==> flow/design.v <==
package mem_types;
    localparam NUM_SETS = 32;
    localparam NUM_ISETS= 32;
    typedef struct packed {  
        logic [(31-($clog2(NUM_SETS)+5)):00] tag;
        logic [($clog2(NUM_SETS)-1):00] set_addr;
        logic [04:00] offset;
        logic   [31:0]  ufp_addr;
        logic   [3:0]   ufp_rmask;
        logic   [3:0]   ufp_wmask;
        logic   [31:0]  ufp_wdata;
    } cache_t;
    typedef struct packed {  
        logic [(31-($clog2(NUM_ISETS)+5)):00] tag;
        logic [($clog2(NUM_ISETS)-1):00] set_addr;
        logic [04:00] offset;
        logic   [31:0]  ufp_addr;
        logic   [3:0]   ufp_rmask;
        logic   [3:0]   ufp_wmask;
        logic   [31:0]  ufp_wdata;
    } icache_t;
endpackage : mem_types
package rv32i_types;
    localparam NUM_ARCH_REG = 32;
    localparam NUM_ROB_ENTRIES = 8;
    localparam NUM_PHYS_REG = NUM_ROB_ENTRIES+ 32;
    localparam PHYS_REG_IDX = $clog2(NUM_PHYS_REG) - 1;
    localparam ARCH_REG_IDX = $clog2(NUM_ARCH_REG) - 1;
    localparam NUM_RS_ENTRIES = 2;
    localparam ST_Q_ENTRIES = 2;  
    localparam LD_RS_ENTRIES = 2;  
    localparam BRANCH_PRED_M = 1;
    localparam NUM_ORDER = 10;
    typedef struct packed {
        logic valid;
        logic [63:0] order;
        logic [31:0] inst;
        logic [ARCH_REG_IDX:0] rs1_addr, rs2_addr, rd_addr;
        logic [31:0] rs1_rdata, rs2_rdata, rd_wdata;
        logic [31:0] pc_rdata;
        logic [31:0] pc_wdata;
        logic [31:0] mem_addr;
        logic [3:0] mem_rmask;
        logic [3:0] mem_wmask;
        logic [31:0] mem_rdata;
        logic [31:0] mem_wdata;
    } rvfi_t;
    typedef struct packed {
        logic [ARCH_REG_IDX:0] rd;
        logic [PHYS_REG_IDX:0] pd;
        logic valid;
        logic [$clog2(NUM_ROB_ENTRIES)-1:0] rob_entry_idx;
        logic [31:0] rs1_value, rs2_value, value;
        logic [6:0]  opcode;
        logic [31:0] pc;
        logic [31:0] calculated_pc_next;
        logic [31:0] mem_addr;
        logic [3:0]  mem_rmask;
        logic [3:0]  mem_wmask;
        logic [31:0]  mem_rdata;
        logic [31:0]  mem_wdata;
    } cdb_entry_t; 
    typedef struct packed {
        logic   [31:0]  inst;  
        logic   [31:0]  pc;
        logic   [31:0]  pc_next;  
        logic           valid;  
        logic   [PHYS_REG_IDX:0]   ps1_s, ps2_s, pd_s;
        logic   [ARCH_REG_IDX:0]  rd_s, rs1_s, rs2_s;
        logic   ps1_valid, ps2_valid;
        logic   [2:0]   funct3;
        logic   [6:0]   funct7;
        logic   [6:0]   opcode;
        logic   [31:0]  imm;
        logic   [63:0]  order;
        logic   [BRANCH_PRED_M - 1:0]   br_hist;
        logic           regf_we;
    } decode_rename_to_dispatch_t;  
    typedef struct packed {
        logic [PHYS_REG_IDX:0] pd;
        logic [ARCH_REG_IDX:0] rs1, rs2, rd;
        logic           write_en;  
    } decode_rename_to_RAT_t;  
    typedef struct packed {
        logic [PHYS_REG_IDX:0] ps1, ps2;
        logic ps1_valid, ps2_valid;
    } RAT_to_decode_rename_t;  
    typedef struct packed {
        logic [ARCH_REG_IDX:0] rd;
        logic [PHYS_REG_IDX:0] pd;
        logic [31:0] pc;
        logic [31:0] pc_next;
        logic [63:0] order;
        logic [6:0] opcode;
        logic [31:0] calculated_pc_next;
        logic   [BRANCH_PRED_M - 1:0]   br_hist;
    } dispatch_to_ROB_only_data_t;  
    typedef struct packed {
        dispatch_to_ROB_only_data_t dispatch_to_ROB_only_data;  
        rvfi_t rvfi;
        logic enqueue_rob;
    } dispatch_to_ROB_t;
    typedef struct packed {
        logic commit;
        dispatch_to_ROB_only_data_t dispatch_data;
        rvfi_t rvfi;
    } ROB_entry_t;
    typedef struct packed {
        logic [($clog2(NUM_ROB_ENTRIES)-1):0] rob_entry_idx;
        logic is_rob_full;
    } ROB_to_dispatch_t;  
    typedef struct packed {
        ROB_entry_t rob_entry;
        logic is_rob_empty;
    } ROB_to_RRF_t;
    typedef struct packed {
        logic dequeue;
    } RRF_to_ROB_t;
    typedef struct packed {
        logic ps1_valid, ps2_valid;
        logic [PHYS_REG_IDX:0] ps1, ps2, pd;
        logic [ARCH_REG_IDX:0] rd;
        logic [2:0] funct3;
        logic [6:0] funct7;
        logic [6:0] opcode;
        logic [31:0] imm;
        logic [$clog2(NUM_ROB_ENTRIES)-1:0] rob_entry_idx;
        logic [31:0] pc;
        logic valid;
    } dispatch_to_rs_t;
    typedef struct packed {
        logic ps1_valid, ps2_valid;
        logic [PHYS_REG_IDX:0] ps1, ps2, pd;
        logic [ARCH_REG_IDX:0] rd;
        logic [2:0] funct3;
        logic [6:0] opcode;
        logic [31:0] imm;
        logic [$clog2(NUM_ROB_ENTRIES)-1:0] rob_entry_idx;
        logic [31:0] pc;
        logic valid;
    } dispatch_to_lsq_t;
    typedef struct packed {
        logic ps1_valid, ps2_valid;
        logic [PHYS_REG_IDX:0] ps1, ps2, pd;
        logic [ARCH_REG_IDX:0] rd;
        logic [2:0] funct3;
        logic [6:0] funct7;
        logic [6:0] opcode;
        logic [31:0] imm;
        logic [$clog2(NUM_ROB_ENTRIES)-1:0] rob_entry_idx;
        logic [31:0] pc;
        logic valid;
    } rs_to_alu_t;
       typedef struct packed {
        logic ps1_valid, ps2_valid;
        logic [PHYS_REG_IDX:0] ps1, ps2, pd;
        logic [ARCH_REG_IDX:0] rd;
        logic [2:0] funct3;
        logic [6:0] funct7;
        logic [6:0] opcode;
        logic [31:0] imm;
        logic [$clog2(NUM_ROB_ENTRIES)-1:0] rob_entry_idx;
        logic [31:0] pc;
        logic valid;
    } rs_to_br_t;
    typedef struct packed {
        logic ps1_valid, ps2_valid;
        logic [PHYS_REG_IDX:0] ps1, ps2, pd;
        logic [ARCH_REG_IDX:0] rd;
        logic [2:0] funct3;
        logic [6:0] funct7;
        logic [6:0] opcode;
        logic [31:0] imm;
        logic [$clog2(NUM_ROB_ENTRIES)-1:0] rob_entry_idx;
        logic [31:0] pc;
        logic valid;
    } rs_to_mult_t;
    typedef struct packed {
        logic ps1_valid, ps2_valid;
        logic [PHYS_REG_IDX:0] ps1, ps2, pd;
        logic [ARCH_REG_IDX:0] rd;
        logic [2:0] funct3;
        logic [6:0] funct7;
        logic [6:0] opcode;
        logic [31:0] imm;
        logic [$clog2(NUM_ROB_ENTRIES)-1:0] rob_entry_idx;
        logic [31:0] pc;
        logic valid;
    } rs_to_div_t;
    typedef struct packed {
        logic [PHYS_REG_IDX:0] pd;
        logic [ARCH_REG_IDX:0] rd;
        logic [2:0] funct3;
        logic [6:0] opcode;
        logic [$clog2(NUM_ROB_ENTRIES)-1:0] rob_entry_idx;
        logic [31:0] pc;
        logic valid;
    } mult_pipe_t;
    typedef struct packed {
        rs_to_alu_t data;
        logic [NUM_ORDER:0] order;
    } ALU_RS_entry_t;
    typedef struct packed {
        rs_to_alu_t data;
        logic [NUM_ORDER:0] order;
    } MUL_RS_entry_t;
    typedef struct packed {
        rs_to_br_t data;
        logic [NUM_ORDER:0] order;
    } BR_RS_entry_t;
    typedef struct packed {
        dispatch_to_lsq_t data;
        logic valid;
    } lsq_entry_t;
    typedef struct packed {
       logic   [31:0]  inst;
       logic   [31:0]  pc;
       logic   [31:0]  pc_next;
       logic   [63:0]  order;
       logic           valid;  
    } fetch_to_queue;  
    typedef enum logic [6:0] {
        op_b_lui       = 7'b0110111,  
        op_b_auipc     = 7'b0010111,  
        op_b_jal       = 7'b1101111,  
        op_b_jalr      = 7'b1100111,  
        op_b_br        = 7'b1100011,  
        op_b_load      = 7'b0000011,  
        op_b_store     = 7'b0100011,  
        op_b_imm       = 7'b0010011,  
        op_b_reg       = 7'b0110011   
    } rv32i_opcode;
    typedef enum logic [6:0] {
        base           = 7'b0000000,
        variant        = 7'b0100000,
        mult           = 7'b0000001
    } funct7_t;
    typedef enum logic [2:0] {
        arith_f3_add   = 3'b000,  
        arith_f3_sll   = 3'b001,
        arith_f3_slt   = 3'b010,
        arith_f3_sltu  = 3'b011,
        arith_f3_xor   = 3'b100,
        arith_f3_sr    = 3'b101,  
        arith_f3_or    = 3'b110,
        arith_f3_and   = 3'b111
    } arith_f3_t;
    typedef enum logic [2:0] {
        load_f3_lb     = 3'b000,
        load_f3_lh     = 3'b001,
        load_f3_lw     = 3'b010,
        load_f3_lbu    = 3'b100,
        load_f3_lhu    = 3'b101
    } load_f3_t;
    typedef enum logic [2:0] {
        store_f3_sb    = 3'b000,
        store_f3_sh    = 3'b001,
        store_f3_sw    = 3'b010
    } store_f3_t;
    typedef enum logic [2:0] { 
        branch_f3_beq  = 3'b000,
        branch_f3_bne  = 3'b001,
        branch_f3_blt  = 3'b100,
        branch_f3_bge  = 3'b101,
        branch_f3_bltu = 3'b110,
        branch_f3_bgeu = 3'b111
    } branch_f3_t;
    typedef enum logic [2:0] {
        alu_op_add     = 3'b000,
        alu_op_sll     = 3'b001,
        alu_op_sra     = 3'b010,
        alu_op_sub     = 3'b011,
        alu_op_xor     = 3'b100,
        alu_op_srl     = 3'b101,
        alu_op_or      = 3'b110,
        alu_op_and     = 3'b111
    } alu_ops;
    typedef enum logic [2:0] {
        mul_op_mul      = 3'b000,
        mul_op_mulh     = 3'b001,
        mul_op_mulhsu   = 3'b010,
        mul_op_mulhu    = 3'b011,
        mul_op_div      = 3'b100,
        mul_op_divu     = 3'b101,
        mul_op_rem      = 3'b110,
        mul_op_remu     = 3'b111
    } mul_ops;
    typedef union packed {
        logic [31:0] word;
        struct packed {
            logic [11:0] i_imm;
            logic [4:0]  rs1;
            logic [2:0]  funct3;
            logic [4:0]  rd;
            rv32i_opcode opcode;
        } i_type;
        struct packed {
            logic [6:0]  funct7;
            logic [4:0]  rs2;
            logic [4:0]  rs1;
            logic [2:0]  funct3;
            logic [4:0]  rd;
            rv32i_opcode opcode;
        } r_type;
        struct packed {
            logic [11:5] imm_s_top;
            logic [4:0]  rs2;
            logic [4:0]  rs1;
            logic [2:0]  funct3;
            logic [4:0]  imm_s_bot;
            rv32i_opcode opcode;
        } s_type;
        struct packed {
            logic [11:5] imm_s_top;
            logic [4:0]  rs2;
            logic [4:0]  rs1;
            logic [2:0]  funct3;
            logic [4:0]  imm_s_bot;
            rv32i_opcode opcode;
        } b_type;
        struct packed {
            logic [31:12] imm;
            logic [4:0]   rd;
            rv32i_opcode  opcode;
        } j_type;
    } instr_t;
endpackage : rv32i_types
module div_seq (
    input  logic        clk,
    input  logic        rst,
    input  logic        start,
    input  logic [32:0] a,
    input  logic [32:0] b,
    output logic        complete,
    output logic [32:0] quotient,
    output logic [32:0] remainder,
    output logic        divide_by_0
);
logic [5:0]  cnt;
logic [32:0] q_reg;      
logic [32:0] r_reg;      
logic [32:0] d_reg;      
logic        neg_q, neg_r, dbz;
logic [32:0] a_save;
logic [33:0] r_shift;
logic [34:0] r_sub;
assign r_shift = {r_reg, q_reg[32]};
assign r_sub   = {1'b0, r_shift} - {2'b00, d_reg};
always_ff @(posedge clk) begin
    if (rst) begin
        cnt <= '0;
    end else if (start) begin
        cnt    <= 6'd33;
        q_reg  <= a[32] ? (~a + 33'd1) : a;
        d_reg  <= b[32] ? (~b + 33'd1) : b;
        r_reg  <= '0;
        neg_q  <= a[32] ^ b[32];
        neg_r  <= a[32];
        dbz    <= (b == '0);
        a_save <= a;
    end else if (cnt != '0) begin
        cnt <= cnt - 6'd1;
        if (r_sub[34]) begin
            r_reg <= r_shift[32:0];
            q_reg <= {q_reg[31:0], 1'b0};
        end else begin
            r_reg <= r_sub[32:0];
            q_reg <= {q_reg[31:0], 1'b1};
        end
    end
end
assign complete    = (cnt == '0);
assign divide_by_0 = dbz;
assign quotient    = dbz ? '1 : (neg_q ? (~q_reg + 33'd1) : q_reg);
assign remainder   = dbz ? a_save : (neg_r ? (~r_reg + 33'd1) : r_reg);
endmodule
module divider_exec #(
    parameter NUM_STAGES = 33
)(
    input   rv32i_types::rs_to_div_t rs_to_div,
    input   logic [31: 0]   ps1_value,
    input   logic [31: 0]   ps2_value,
    input   logic           clk, rst,
    input   logic           cdb_arb_dequeue,           
    input   logic           res_station_select_from_RS,        
    output  rv32i_types::cdb_entry_t div_queue_result,
    output  logic           div_queue_is_full_to_CDB,       
    output  logic           div_is_ready_to_RS             
);
logic   [31: 0] div_queue_result_value;
rv32i_types::rs_to_div_t div_to_cdb_arb;
enum logic [1:0] {
    busy,
    not_busy = 2'b01,
    reset
} state;
logic [32:0] op_a;
logic [32:0] op_b;
logic [32:0] quotient;
logic [32:0] remainder;
logic divide_by_zero;
struct packed {
    rv32i_types::rs_to_div_t data;
    logic [31:0] ps1_value_shadow;
    logic [31:0] ps2_value_shadow;
} shadow_input;
logic shadow_overflow_flag;
assign shadow_overflow_flag = (shadow_input.ps1_value_shadow == 32'h80000000) && (shadow_input.ps2_value_shadow == '1);
logic div_is_done;
assign div_queue_is_full_to_CDB = div_is_done && state == busy;
always_ff @ (posedge clk) begin
    if(rst) begin
        state <= reset;
    end else begin
        case(state)
            busy: begin
                state <= cdb_arb_dequeue ? not_busy : state;
            end
            not_busy: begin
                state <= res_station_select_from_RS ? busy : state;
                shadow_input.data <= rs_to_div;
                shadow_input.ps1_value_shadow <= ps1_value;
                shadow_input.ps2_value_shadow <= ps2_value;
            end
            default: begin  
                state <= div_is_done ? not_busy : state;
                shadow_input <= '0;
            end
        endcase
    end
end
always_comb begin
    op_a = '0;
    op_b = '0;
    if(!rst) begin
        unique case(rs_to_div.funct3[0])
            1'b0: begin
                op_a = {ps1_value[31], ps1_value};
                op_b = {ps2_value[31], ps2_value};
            end
            1'b1: begin
                op_a = {1'b0, ps1_value};
                op_b = {1'b0, ps2_value};
            end
        endcase
    end
end
div_seq div_ip (
                .clk(clk),
                .rst(rst),
                .start(res_station_select_from_RS),
                .a(op_a),
                .b(op_b),
                .complete(div_is_done),
                .quotient(quotient),
                .remainder(remainder),
                .divide_by_0(divide_by_zero)
            );
always_comb begin
    div_to_cdb_arb = '0;
    div_is_ready_to_RS = '0; 
    div_queue_result_value = '0;
    if(!rst) begin
        unique case(state)
            busy: begin
                div_to_cdb_arb = shadow_input.data;
                div_is_ready_to_RS = '0;
            end
            not_busy: begin
                div_to_cdb_arb = '0;
                div_is_ready_to_RS = '1;            
            end
            default: begin
                div_to_cdb_arb = '0;
                div_is_ready_to_RS = '0;            
            end
        endcase
        unique case(shadow_input.data.funct3[1:0])
            2'b00: begin
                div_queue_result_value = divide_by_zero ? '1 : quotient[31:0];
                div_queue_result_value = shadow_overflow_flag ? 32'h80000000 : div_queue_result_value;
            end
            2'b01: begin
                div_queue_result_value = divide_by_zero ? '1 : quotient[31:0];
            end
            2'b10:begin
                div_queue_result_value = remainder[31:0];
                div_queue_result_value = shadow_overflow_flag ? 0 : div_queue_result_value;
            end
            2'b11: begin
                div_queue_result_value = remainder[31:0];
            end
        endcase
    end
    div_queue_result                = '0;
    div_queue_result.rd             = shadow_input.data.rd;
    div_queue_result.pd             = shadow_input.data.pd;
    div_queue_result.valid          = shadow_input.data.valid;
    div_queue_result.rob_entry_idx  = shadow_input.data.rob_entry_idx;
    div_queue_result.rs1_value      = shadow_input.ps1_value_shadow;
    div_queue_result.rs2_value      = shadow_input.ps2_value_shadow;
    div_queue_result.value          = div_queue_result_value;
    div_queue_result.pc            = shadow_input.data.pc;
    div_queue_result.calculated_pc_next = shadow_input.data.pc + 32'd4;
    div_queue_result.opcode        = shadow_input.data.opcode;
    div_queue_result.mem_addr      = '0;
    div_queue_result.mem_rmask     = '0;
    div_queue_result.mem_wmask     = '0;
    div_queue_result.mem_rdata     = '0;
    div_queue_result.mem_wdata     = '0;
end
endmodule
module div_unit
(
    input  logic        clk,
    input  logic        rst,
    input  logic        issue,           
    input  logic [2:0]  funct3,          
    input  logic [6:0]  opcode,
    input  logic [4:0]  rd,
    input  logic [5:0]  pd,
    input  logic [2:0]  rob_idx,
    input  logic [31:0] pc,
    input  logic [31:0] ps1_value,
    input  logic [31:0] ps2_value,
    output logic        ready,           
    input  logic        cdb_dequeue,     
    output logic        res_valid,
    output logic [4:0]  res_rd,
    output logic [5:0]  res_pd,
    output logic [2:0]  res_rob_idx,
    output logic [31:0] res_value,
    output logic [31:0] res_rs1_value,
    output logic [31:0] res_rs2_value,
    output logic [31:0] res_pc,
    output logic [31:0] res_pc_next,
    output logic [6:0]  res_opcode
);
rv32i_types::rs_to_div_t rs;
rv32i_types::cdb_entry_t res;
always_comb begin
    rs               = '0;
    rs.valid         = issue;
    rs.funct3        = funct3;
    rs.opcode        = opcode;
    rs.rd            = rd;
    rs.pd            = pd;
    rs.rob_entry_idx = rob_idx;
    rs.pc            = pc;
end
divider_exec div (
    .rs_to_div                  (rs),
    .ps1_value                  (ps1_value),
    .ps2_value                  (ps2_value),
    .clk                        (clk),
    .rst                        (rst),
    .cdb_arb_dequeue            (cdb_dequeue),
    .res_station_select_from_RS (issue),
    .div_queue_result           (res),
    .div_queue_is_full_to_CDB   (res_valid),
    .div_is_ready_to_RS         (ready)
);
assign res_rd        = res.rd;
assign res_pd        = res.pd;
assign res_rob_idx   = res.rob_entry_idx;
assign res_value     = res.value;
assign res_rs1_value = res.rs1_value;
assign res_rs2_value = res.rs2_value;
assign res_pc        = res.pc;
assign res_pc_next   = res.calculated_pc_next;
assign res_opcode    = res.opcode;
endmodule
**Step by step through the tools: div_unit**

Tool output for the design above, in the order of the flow.
Lines are those of the file above, counted from 1.
Operators carry their Yosys type and port widths (W data, S select, Z words).
Cell names lack the library's common part.
A cell with - has no value.

- Top: div_unit
- Clock: clk
- Cell library: sky130hd
- Timing corner: tt_025C_1v80

**Word-level counts**

Counts by Yosys on the flattened word-level netlist (proc, flatten, opt, wreduce; memories kept). Register bits leave out memories and registers merged into their read ports (data or address). Print and check cells are left out. Cells with the same type and inputs are merged into one.

- Flip-flop bits (word level): 302
- Input bits: 124
- Cells after elaboration: 81

- $add $sub $neg: 7
- Eq/ne operators: 8
- Mux-type cells: 30
- Bitwise operators: 8
- Reductions and logical operators: 14

Operators with widths:

| cell | count |
|---|---|
| $mux W32 | 8 |
| $mux W33 | 7 |
| $pmux W96 S2 | 1 |
| $pmux W33 S2 | 2 |
| $pmux W32 S4 | 1 |
| $pmux W32 S2 | 2 |
| $add A33 B1 Y33 const B | 2 |
| $not A33 Y33 | 2 |
| $add A32 B1 Y32 const B | 2 |
| $eq A32 B32 Y1 const B | 2 |
| $not A32 Y32 | 2 |
| $sub A34 B33 Y35 | 1 |
| $logic_not A33 Y1 | 1 |
| $add A32 B3 Y32 const B | 1 |
| $mux W6 | 2 |
| $reduce_and A2 Y1 | 3 |
| $sub A6 B1 Y6 const B | 1 |
| $logic_not A6 Y1 | 1 |
| $reduce_bool A6 Y1 | 1 |
| $mux W2 | 3 |
| $eq A2 B1 Y1 const B | 2 |
| $eq A2 B2 Y1 const B | 2 |
| $ne A2 B2 Y1 const B | 2 |
| $logic_not A2 Y1 | 2 |
| $pmux W2 S2 | 1 |
| $not A1 Y1 | 3 |
| $reduce_and A3 Y1 | 1 |
| $reduce_bool A3 Y1 | 1 |

Other operator kinds: 5; their cells: 8.

**Logic depth**

Yosys ltp: most cells in a row. Word level: on the elaborated netlist, between registers, memories and ports. Mapped: between sequential cells and ports; inverters and the memories' decode and read muxes count.

- Depth after elaboration: 7
- ABC_AREA: 0
- Mapped depth: 15
- Gate-level depth less buffers: 13

**Synthesis result**

Yosys stat after the flow's synthesis: flattened, memories mapped to cells. It holds for the ABC_AREA given above (unset counts as 0); a run with the other value may have another netlist.
The area totals of this step are shown rounded.

- Cell count: 1726
- Cell area after synthesis: 16900 µm²
- Sequential area: 7780 µm²
- Flip-flops: 262

Cell types:

| cell type | count | area in all (µm²) |
|---|---|---|
| edfxtp_1 | 253 | 7.6E+03 |
| buf_4 | 120 | 900.864 |
| xnor2_1 | 100 | 875.84 |
| and2_1 | 127 | 794.512 |
| nor2_1 | 158 | 593.069 |
| xor2_1 | 67 | 586.813 |
| ha_1 | 41 | 512.992 |
| a21oi_1 | 100 | 500.48 |
| nand2_1 | 110 | 412.896 |
| o21ai_0 | 73 | 365.35 |
| nor2b_1 | 50 | 312.8 |
| o31ai_1 | 41 | 307.795 |
| clkbuf_1 | 67 | 251.491 |
| inv_1 | 60 | 225.216 |
| nand4_1 | 35 | 218.96 |
| o22ai_1 | 33 | 206.448 |
| dfxtp_1 | 9 | 180.173 |
| nor4_1 | 26 | 162.656 |

Other cell types: 51; their cells: 256.
The figures by module come from a second, unflattened synthesis with its own total; it is not the netlist above.

- Cell total of the unflattened synthesis: 1792
- Area (unflattened synthesis): 17900 µm²

Rows give one instance, submodules left out.

By module:

| module | instances | cells | area (µm²) | sequential area (µm²) |
|---|---|---|---|---|
| div_seq | 1 | 1073 | 10100 | 4140 |
| divider_exec | 1 | 718 | 7770 | 3660 |
| div_unit | 1 | 1 | 3.8 | 0.0 |

**Timing after synthesis**

Path of least setup slack by OpenSTA after synthesis, without wires, with an ideal clock, recovery checks aside; 20% of the period is set as input and as output delay. Where synthesis merged equal registers, the netlist keeps one of their names.

- Kind: input to register
- Start point: input port rst
- End point: register div.shadow_input
- Period: 5.5 ns
- Launch time at the first pin: 1.100 ns
- Arrival: 7.511 ns
- Slack: -2.609 ns
- Delay of the path: 7.009 ns
- Stages on the path: 8
- Path buffers: 7
- Synthesis period reached: 8.109 ns

"delay of the path" is the arrival time less input delay plus setup time.
"stages on the path" counts driving pins, that of a launching flip-flop among them; a cell with two outputs on the path counts twice.
"synthesis period reached" = period - worst setup slack (recovery checks aside). The figure is calculated, with input and output delays left at 20% of the set period.
Where an end lacks its bit number, it is one bit of the signal, or one of the new flip-flops if synthesis recoded a state register.
Between the ends stands the longest chain of elaborated cells between them, by number of cells; it is not shown to be the way that was timed. Of several equally long chains one is given.
A line is the first line of the expression or statement that the cell stems from. Yosys adds cells for indexed reads and writes and turns some case tables into memories.

- Path through: clkbuf_1 > buf_1 > clkbuf_1 > clkbuf_1 > clkbuf_1 > buf_1 > buf_1 > nor2_1
- Length of the longest elaborated chain: 2

RTL lines, path after synthesis:

| item | line | source |
|---|---|---|
| from (decl) | 516 | `input  logic        rst,` |
| $not A1 Y1 | - |  |
| $reduce_and A2 Y1 | - |  |
| to (assign) | 427 | `shadow_input <= '0;` |
| to (decl) | 406 | `} shadow_input;` |

**Worst path after layout**

Path of least setup slack in the final report of entry A (OpenROAD, finished layout, wires in). Where an end is a register, its clock arrival counts in the times.

- Kind: register to output
- Start point: register div.div_ip.r_reg[8]
- End point: output port res_value[28]
- Period: 9.29 ns
- External output delay: 1.86 ns
- Launch time at the first pin: 0.53 ns
- Arrival: 4.49 ns
- Slack: 2.94 ns
- Stages on the path: 11
- Path buffers: 1

Between the ends stands the longest chain of elaborated cells between them, by number of cells; it is not shown to be the way that was timed. Of several equally long chains one is given.
A register here has more assigning lines than the two given.

- Path through: edfxtp_1 > or4_4 > or4_4 > or4_4 > or4_4 > o31ai_1 > xor2_1 > a21oi_1 > o22ai_1 > nor2_1 > clkdlybuf4s50_1
- Length of the longest elaborated chain: 7

RTL lines, path post-layout:

| item | line | source |
|---|---|---|
| from (decl) | 341 | `logic [32:0] r_reg;` |
| from (assign) | 364 | `r_reg <= r_shift[32:0];` |
| from (assign) | 367 | `r_reg <= r_sub[32:0];` |
| $not A32 Y32 | 375 | `assign remainder   = dbz ? a_save : (neg_r ? (~r_reg + 33'd1) : r_reg);` |
| $add A32 B1 Y32 | 375 |  |
| $mux W32 x2 | 375 |  |
| $mux W32 | 488 | `div_queue_result_value = shadow_overflow_flag ? 0 : div_queue_result_value;` |
| $pmux W32 S4 | 478 | `unique case(shadow_input.data.funct3[1:0])` |
| $mux W32 | 463 | `if(!rst) begin` |
| to (decl) | 532 | `output logic [31:0] res_value,` |

Memo
Re: implementation data of div_unit

Flow measurements of div_unit on sky130hd: 4 stored runs with different settings, listed in no order. Input and output delays are each 20% of the period that was set; the output load is 0.01 pF.
"reached clock period" = clock period - worst setup slack. The figure is calculated, with input and output delays left at 20% of the set period.
"critical setup path time" means the part of the period allowed to the worst setup path (the constraints hold back 20% at inputs and 20% at outputs) less its slack; where the path has registers, the arrival times of their clocks count too.
By "total power after layout" is meant OpenSTA's value without simulated activity: inputs other than the clock are taken to toggle once in ten clock periods, and the tool carries that through the logic.
Values from the reports are rounded here.
A setting shown as -- is not set for that run.
Results: -- = not shown.

| setting or result | entry A | entry B | entry C | entry D |
|---|---|---|---|---|
| CORE_UTILIZATION | 40 | 70 | 40 | 40 |
| PLACE_DENSITY | 0.6 | -- | -- | -- |
| period_ns | 9.29 | 5.58 | 5.5 | 5.5 |
| CAP_MARGIN | 20 | 15 | 20 | 20 |
| CORE_MARGIN | 2 | 6 | 7 | 7 |
| SLEW_MARGIN | 20 | 20 | 0 | 20 |
| ABC_AREA | -- | 1 | -- | -- |
| CELL_PAD_IN_SITES_DETAIL_PLACEMENT | -- | 0 | 1 | 0 |
| CELL_PAD_IN_SITES_GLOBAL_PLACEMENT | -- | 3 | 2 | 1 |
| CTS_CLUSTER_DIAMETER | -- | 363 | 110 | 392 |
| CTS_CLUSTER_SIZE | -- | 23 | -- | -- |
| GPL_ROUTABILITY_DRIVEN | -- | 1 | -- | -- |
| GPL_TIMING_DRIVEN | -- | 1 | -- | -- |
| HOLD_SLACK_MARGIN | -- | -0.05 | 0.11 | 0.11 |
| PLACE_DENSITY_LB_ADDON | -- | 0.02 | 0.19 | 0.19 |
| SETUP_SLACK_MARGIN | -- | 0.71 | 0.23 | 0.23 |
| TNS_END_PERCENT | -- | 35 | -- | -- |
| MAX_ROUTING_LAYER | -- | -- | met4 | met4 |
| MIN_ROUTING_LAYER | -- | -- | -- | met2 |
| Yosys chip area after synthesis (µm²) | 16900 | -- | 16900 | 16900 |
| die outline area (µm²) | 43900 | -- | 48200 | 48200 |
| standard-cell area of the final layout (µm²) | 20600 | -- | 20700 | 20800 |
| worst setup slack after layout (ns) | 2.94 | -- | 0.297 | 0.334 |
| worst hold slack in the final report (ns) | 0.452 | -- | 0.474 | 0.452 |
| total power after layout (mW) | 4.09 | -- | 6.90 | 7.15 |
| reached clock period (ns) | 6.346 | -- | 5.203 | 5.166 |
| critical setup path time (ns) | 4.49 | -- | 4.10 | 4.07 |
| critical path type | register to output | -- | register to output | register to output |

Entry B: no final report: placement broke off with FLW-0024
